==> flow/design.v <==
module uart_rx#(
	parameter CLK_FRE 	= 50,
	parameter UART_RATE = 115200
	) (
	input 				clk,    
	input 				rst_n,
	output 	 			recv_en,	
	output reg 	[ 7:0] 	recv_data,	
	input 				rx_pin 
);
parameter  RATE_CNT = (CLK_FRE * 1000_000 / UART_RATE) - 1;
reg [10:0] clk_cnt;
localparam WAIT = 2'd0, START = 2'd1, RECV = 2'd2, STOP = 2'd3;
reg [1:0] state;
assign recv_en = clk_cnt == RATE_CNT * 3 / 2;
reg [ 7:0] recv_data_r;
reg [ 2:0] recv_cnt;
always@(posedge clk)
	if(!rst_n)begin
		state 		<= WAIT;
		clk_cnt 	<= 0;
		recv_data 	<= 0;
	end
	else
	case(state)
		WAIT:
			if(!rx_pin)begin 
				recv_cnt <= 'd0;
				state <= START;
			end
		START:begin 
			if(clk_cnt == RATE_CNT / 2)begin 
				clk_cnt <= 0;
				state <= RECV;
			end
			else
				clk_cnt <= clk_cnt + 1;
		end
		RECV:begin 
			if(clk_cnt == RATE_CNT)begin 
				clk_cnt <= 0;
				recv_data_r[recv_cnt] <= rx_pin;
				recv_cnt <= recv_cnt + 1;
				state <= (recv_cnt == 7 )?STOP : RECV ;
			end
			else
				clk_cnt <= clk_cnt + 1;
		end
		STOP:begin 
			recv_data <= recv_data_r;
			if(clk_cnt == RATE_CNT * 3 / 2)begin 
				clk_cnt <= 0;
				state <= WAIT;
			end
			else 
				clk_cnt <= clk_cnt + 1;
		end
	endcase
endmodule
module uart_tx#(
	parameter CLK_FRE 	= 50,
	parameter UART_RATE = 115200
	) (
	input 				clk,    
	input 				rst_n,
	input 				send_en ,	
	output 	 			send_busy ,	
	input 		[ 7:0] 	send_data ,	
	output reg 			tx_pin
);
parameter  RATE_CNT = (CLK_FRE * 1000_000 / UART_RATE) - 1;
reg [10:0] clk_cnt;
localparam WAIT = 2'd0, START = 2'd1, SEND = 2'd2, STOP = 2'd3;
reg [1:0] state;
assign send_busy = state != WAIT;
reg [ 7:0] send_data_r;
reg [ 2:0] send_cnt;
always@(posedge clk)
	if(!rst_n)begin
		state 	<= WAIT;
		clk_cnt <= 0;
		tx_pin 	<= 1;
	end
	else
	case(state)
		WAIT:
			if(send_en)begin 
				send_data_r <= send_data;
				send_cnt <= 'd0;
				state <= START;
			end
		START:begin 
			tx_pin <= 0;
			if(clk_cnt == RATE_CNT)begin 
				clk_cnt <= 0;
				state <= SEND;
			end
			else
				clk_cnt <= clk_cnt + 1;
		end
		SEND:begin 
			tx_pin <= send_data_r[send_cnt];
			if(clk_cnt == RATE_CNT)begin 
				clk_cnt <= 0;
				send_cnt <= send_cnt + 1;
				state <= (send_cnt == 7 )?STOP : SEND ;
			end
			else
				clk_cnt <= clk_cnt + 1;
		end
		STOP:begin 
			tx_pin <= 1;
			if(clk_cnt == RATE_CNT)begin 
				clk_cnt <= 0;
				state <= WAIT;
			end
			else
				clk_cnt <= clk_cnt + 1;
		end
	endcase
endmodule
module uart_top (
	input 		clk,    
	input 		rst_n,
	input 		uart_rx,
	output		uart_tx
);
parameter CLK_FRE 		= 50;
parameter UART_RATE 	= 115200;
localparam SEND = 2'd0, WAIT = 2'd1;
reg [1:0] state;
reg  [31:0] wait_cnt;
reg  [ 7:0] send_cnt;
reg  [ 7:0] send_data;
reg  	    send_en;
wire [ 7:0] recv_data;
wire 		recv_en;
wire 		send_busy;
parameter 	ENG_NUM  = 9; 
parameter 	CHE_NUM  = 2; 
parameter 	DATA_NUM = CHE_NUM * 3 + ENG_NUM;  
wire [ DATA_NUM * 8 - 1:0] char_data = {8'hE4,8'hBD,8'hA0,8'hE5,8'hA5,8'hBD,"  World","\r\n"};
wire [ 7:0] char_byte = (send_cnt < DATA_NUM) ? char_data[ (DATA_NUM - 1 - send_cnt) * 8 +: 8] : 8'h00;
always@(posedge clk)
	if(!rst_n)begin
		state 		<= SEND;
		wait_cnt 	<= 0;
		send_cnt 	<= 0;
		send_en 	<= 'b0;
	end
	else
	case(state)
		SEND:begin  
			if(send_cnt == DATA_NUM + 1)begin 
				send_en 	<= 'b0;
				send_cnt 	<=  0;
				state 		<= WAIT;
			end
			else if(!send_busy)begin
				send_en 	<= 'b1;
				send_data 	<= char_byte;
				send_cnt 	<= send_cnt + 1;
			end
		end
		WAIT: 
			if(wait_cnt == CLK_FRE * 1000_000)begin 
				wait_cnt <= 0;
				state <= SEND;
			end
			else begin
				send_en <= recv_en;
				send_data <= recv_data;
				wait_cnt <= wait_cnt + 1;
			end
	endcase
uart_tx #(
	.CLK_FRE 	(CLK_FRE 	),
	.UART_RATE 	(UART_RATE 	)
	)uart_tx_m0(
	.clk 		(clk 		),
	.rst_n 		(rst_n 		),
	.send_en 	(send_en 	),
	.send_busy 	(send_busy 	),
	.send_data 	(send_data 	),
	.tx_pin 	(uart_tx 	)
	);
uart_rx #(
	.CLK_FRE 	(CLK_FRE 	),
	.UART_RATE 	(UART_RATE 	)
	)uart_rx_m0(
	.clk 		(clk 		),
	.rst_n 		(rst_n 		),
	.recv_en 	(recv_en 	),
	.recv_data 	(recv_data 	),
	.rx_pin 	(uart_rx 	)
	);
endmodule
# From RTL to reports: uart_top
# The steps from the RTL of uart_top to its reports follow in flow order.
# Line numbers count from 1 in the design file above.
# Operators: Yosys type, input widths -> output width; for muxes data width and select width s.
# Cell names lack the library's common part.
design:
  top_module: "uart_top"
  clock_port: "clk"
  cell_library: "sky130hd"
  lib_corner: "tt_025C_1v80"

# Word-level counts
# Yosys after proc, flatten, opt, wreduce and memory -nomap, before mapping. Memory bits, and registers merged into a memory's read port (data or address), are not among the register bits. Print and check cells are not counted.
bits:
  out_inout_bits: 1
  regBits: 108
  word_cells: 127
classes:
  reduce_logical: 23
  equal: 30
  n_shift: 4
  compare: 1
  add_sub_neg: 8
  bitwise: 4
  mux: 42
op_table:
  columns: ["operator", "count"]
  rows:
  - ["$shiftx 120x12->8 const A", 1]
  - ["$mux 8", 8]
  - ["$mux 11", 5]
  - ["$pmux 11 s3", 1]
  - ["$add 32x1->32 const B", 1]
  - ["$eq 32x26->1 const B", 1]
  - ["$mux 32", 1]
  - ["$add 11x1->11 const B", 2]
  - ["$eq 11x9->1 const B", 2]
  - ["$mux 2", 10]
  - ["$ne 2x2->1 const B", 8]
  - ["$pmux 8 s2", 1]
  - ["$pmux 2 s4", 2]
  - ["$reduce_and 5->1", 3]
  - ["$ne 2x1->1 const B", 6]
  - ["$reduce_and 3->1", 4]
  - ["$pmux 3 s2", 2]
  - ["$mux 3", 4]
  - ["$eq 11x10->1 const B", 1]
  - ["$eq 11x8->1 const B", 1]
  - ["$sub 4x8->9 const A", 1]
  - ["$shift 1x4->8", 1]
  - ["$shift 1x4->8 const A", 1]
  - ["$eq 2x2->1 const B", 4]
  - ["$reduce_bool 2->1", 4]
  - ["$reduce_and 4->1", 2]
  - ["$reduce_bool 4->1", 2]
  - ["$add 8x1->8 const B", 1]
# Other operator kinds: 20; their cells: 32.

# Longest topological paths
# Depth = most cells in a row (Yosys ltp): at word level without a register or memory, in the mapped netlist without a sequential cell, where the memories' decode and read muxes count.
depth:
  word_depth: 7
  abc_area: 0
  mapped_depth: 8

# Netlist
# Source: synth_stat.txt of the flow (Yosys; design flattened, memories mapped). It holds for the ABC_AREA given above (unset counts as 0); a run with the other value may have another netlist.
# The area totals of this step are shown rounded.
by_type:
  columns: ["cell_type", "count"]
  rows:
  - ["dfxtp_1", 80]
  - ["edfxtp_1", 30]
  - ["xor2_1", 42]
  - ["nor2_1", 75]
  - ["ha_1", 22]
  - ["nand2_1", 52]
  - ["nand3_1", 32]
  - ["nand4_1", 25]
  - ["xnor2_1", 17]
  - ["nor2b_1", 18]
  - ["mux2i_1", 11]
  - ["o21ai_0", 21]
  - ["inv_1", 22]
  - ["nor3_1", 16]
  - ["and3_1", 12]
  - ["a21boi_0", 9]
  - ["nor4_1", 10]
  - ["a21oi_1", 12]
# Other cell types: 38; their cells: 88.
synth_totals:
  cells: 594
  buffers: 23
  flip_flops: 110
  mapped_area_um2: 5500
# The figures by module come from a second, unflattened synthesis with its own total; it is not the netlist above.
unflattened:
  cells_unflattened: 595
  hier_area_um2: 5700
# Rows give one instance, submodules left out.
by_module:
  columns: ["module", "n_cells", "n_inst", "mod_seq_area_um2", "mod_area_um2"]
  rows:
  - ["uart_top", 308, 1, 1100, 2700]
  - ["uart_rx", 181, 1, 790, 1800]
  - ["uart_tx", 106, 1, 610, 1200]

# Timing after synthesis
# Source: OpenSTA report_checks on the synthesized netlist (no wires, ideal clock, input and output delay 20% of the period each), path of least setup slack; recovery checks are left aside. Register names are those of the netlist, which keeps one name where synthesis merged equal registers.
synth_timing:
  path_type: "input to register"
  from: "input rst_n"
  to: "register send_data[0]"
  t_arrival_ps: 4958
  slack_ps: 14671
  tclk_ps: 20000
  t_required_ps: 19630
  n_path_buf: 2
  path_delay_ps: 1328
  t_first_pin_ps: 4000
  in_delay_ps: 4000
  driving_pins: 4
  synth_period_reached_ps: 5329
# "path_delay_ps" = arrival - input delay + setup time.
# "driving_pins": output pins that drive a net of the path, with the launching flip-flop's if there is one; two outputs of one cell count as two.
# "synth_period_reached_ps" = period - worst setup slack (recovery checks aside). The figure is calculated, with input and output delays left at 20% of the set period.
# Between the ends stands the longest chain of elaborated cells between them, by number of cells; it is not shown to be the way that was timed. Of several equally long chains one is given.
# Each line given opens the expression or statement behind the cell; cells for indexed reads and writes are added by Yosys, which also makes memories of some case tables.
synth_via:
  path_cell_list: "clkbuf_1 o21ai_2 buf_2 nor2_1"
  elab_chain_cells: 1
  cone_cells: 1
synth_lines:
  columns: ["item", "line", "text"]
  rows:
  - ["start, declared", 124, "input rst_n,"]
  - ["$reduce_and 5->1", null, null]
  - ["end, assigned", 161, "send_data <= char_byte;"]
  - ["end, assigned", 172, "send_data <= recv_data;"]
  - ["end, declared", 134, "reg  [ 7:0] send_data;"]

# Worst path after layout
# Path of least setup slack in the final report of run 1 (OpenROAD, finished layout, wires in). Where an end is a register, its clock arrival counts in the times.
# The path's times are printed in steps of 10 ps; the period is the one set.
layout_timing:
  path_type: "input to register"
  from: "input rst_n"
  to: "register uart_rx_m0.recv_data_r[3]"
  t_first_pin_ps: 1670
  driving_pins: 4
  n_path_buf: 2
  in_delay_ps: 1670
  slack_ps: 5200
  t_required_ps: 8350
  t_arrival_ps: 3150
  tclk_ps: 8370
# Between the ends stands the longest chain of elaborated cells between them, by number of cells; it is not shown to be the way that was timed. Of several equally long chains one is given.
layout_via:
  path_cell_list: "clkdlybuf4s50_1 buf_4 nand3_1 a21oi_1"
  elab_chain_cells: 1
  cone_cells: 1
layout_lines:
  columns: ["item", "line", "text"]
  rows:
  - ["start, declared", 124, "input rst_n,"]
  - ["$reduce_and 3->1", null, null]
  - ["end, assigned", 42, "recv_data_r[recv_cnt] <= rx_pin;"]
  - ["end, declared", 16, "reg [ 7:0] recv_data_r;"]

# Stored flow runs of uart_top (4 of them; Yosys, OpenROAD, sky130hd). They differ in their settings and are not a sequence. Constraints: input delay and output delay 20% of the set period each, output load 0.01 pF.
# "clock_period_reached_ps" = clock period - worst setup slack. The figure is calculated, with input and output delays left at 20% of the set period.
# "worst_path_ps" = time allowed to the worst setup path (clock period - input delay - output delay, where it has them) - its slack; a late launch clock adds to it, a late capture clock takes from it.
# By "totalPower_mw" is meant OpenSTA's value without simulated activity: inputs other than the clock are taken to toggle once in ten clock periods, and the tool carries that through the logic.
# "worst_path_ps" is known to 10 ps.
# Values from the reports are rounded here.
runs:
  - name: "run 1"
    settings:
      ABC_AREA: 0
      CAP_MARGIN: 0
      CORE_ASPECT_RATIO: 1.44
      CORE_UTILIZATION: 65
      GPL_ROUTABILITY_DRIVEN: 0
      PLACE_DENSITY_LB_ADDON: 0.02
      period_ns: 8.37
      CORE_MARGIN: 2
      SLEW_MARGIN: 20
    results:
      synth_area_um2: 5500
      die_footprint_um2: 9200
      util_pct: 71
      setup_ws_ps: 5200
      tns_ps: 0
      totalPower_mw: 1.3
      clock_period_reached_ps: 3174
      worst_path_ps: 1500
      worst_path_kind: "input to register"
  - name: "run 2"
    settings:
      ABC_AREA: 1
      CELL_PAD_IN_SITES_DETAIL_PLACEMENT: 1
      CORE_ASPECT_RATIO: 0.71
      CORE_UTILIZATION: 40
      CTS_CLUSTER_DIAMETER: 272
      GPL_TIMING_DRIVEN: 0
      MAX_ROUTING_LAYER: "met4"
      SLEW_MARGIN: 10
      TNS_END_PERCENT: 40
      period_ns: 7.64
      CAP_MARGIN: 20
      CORE_MARGIN: 2
    results:
      synth_area_um2: 6000
      die_footprint_um2: 16000
      util_pct: 45
      setup_ws_ps: 4500
      tns_ps: 0
      totalPower_mw: 1.6
      clock_period_reached_ps: 3127
      worst_path_ps: 1600
      worst_path_kind: "input to register"
  - name: "run 3"
    settings:
      CORE_ASPECT_RATIO: 0.59
      CORE_UTILIZATION: 47
      CTS_CLUSTER_SIZE: 71
      GPL_TIMING_DRIVEN: 1
      PLACE_DENSITY: 0.37
      SETUP_SLACK_MARGIN: 0.11
      TNS_END_PERCENT: 100
      period_ns: 4.04
      CAP_MARGIN: 20
      CORE_MARGIN: 2
      SLEW_MARGIN: 20
    results:
      synth_area_um2: 5500
      die_footprint_um2: 13000
      util_pct: 52
      setup_ws_ps: 1600
      tns_ps: 0
      totalPower_mw: 2.8
      clock_period_reached_ps: 2482
      worst_path_ps: 1670
      worst_path_kind: "input to register"
  - name: "run 4"
    settings:
      CORE_UTILIZATION: 40
      period_ns: 5.61
      CAP_MARGIN: 20
      CORE_MARGIN: 2
      SLEW_MARGIN: 20
    results:
      synth_area_um2: 5500
      die_footprint_um2: 15000
      util_pct: 45
      setup_ws_ps: 2900
      tns_ps: 0
      totalPower_mw: 2.0
      clock_period_reached_ps: 2669
      worst_path_ps: 1550
      worst_path_kind: "input to register"
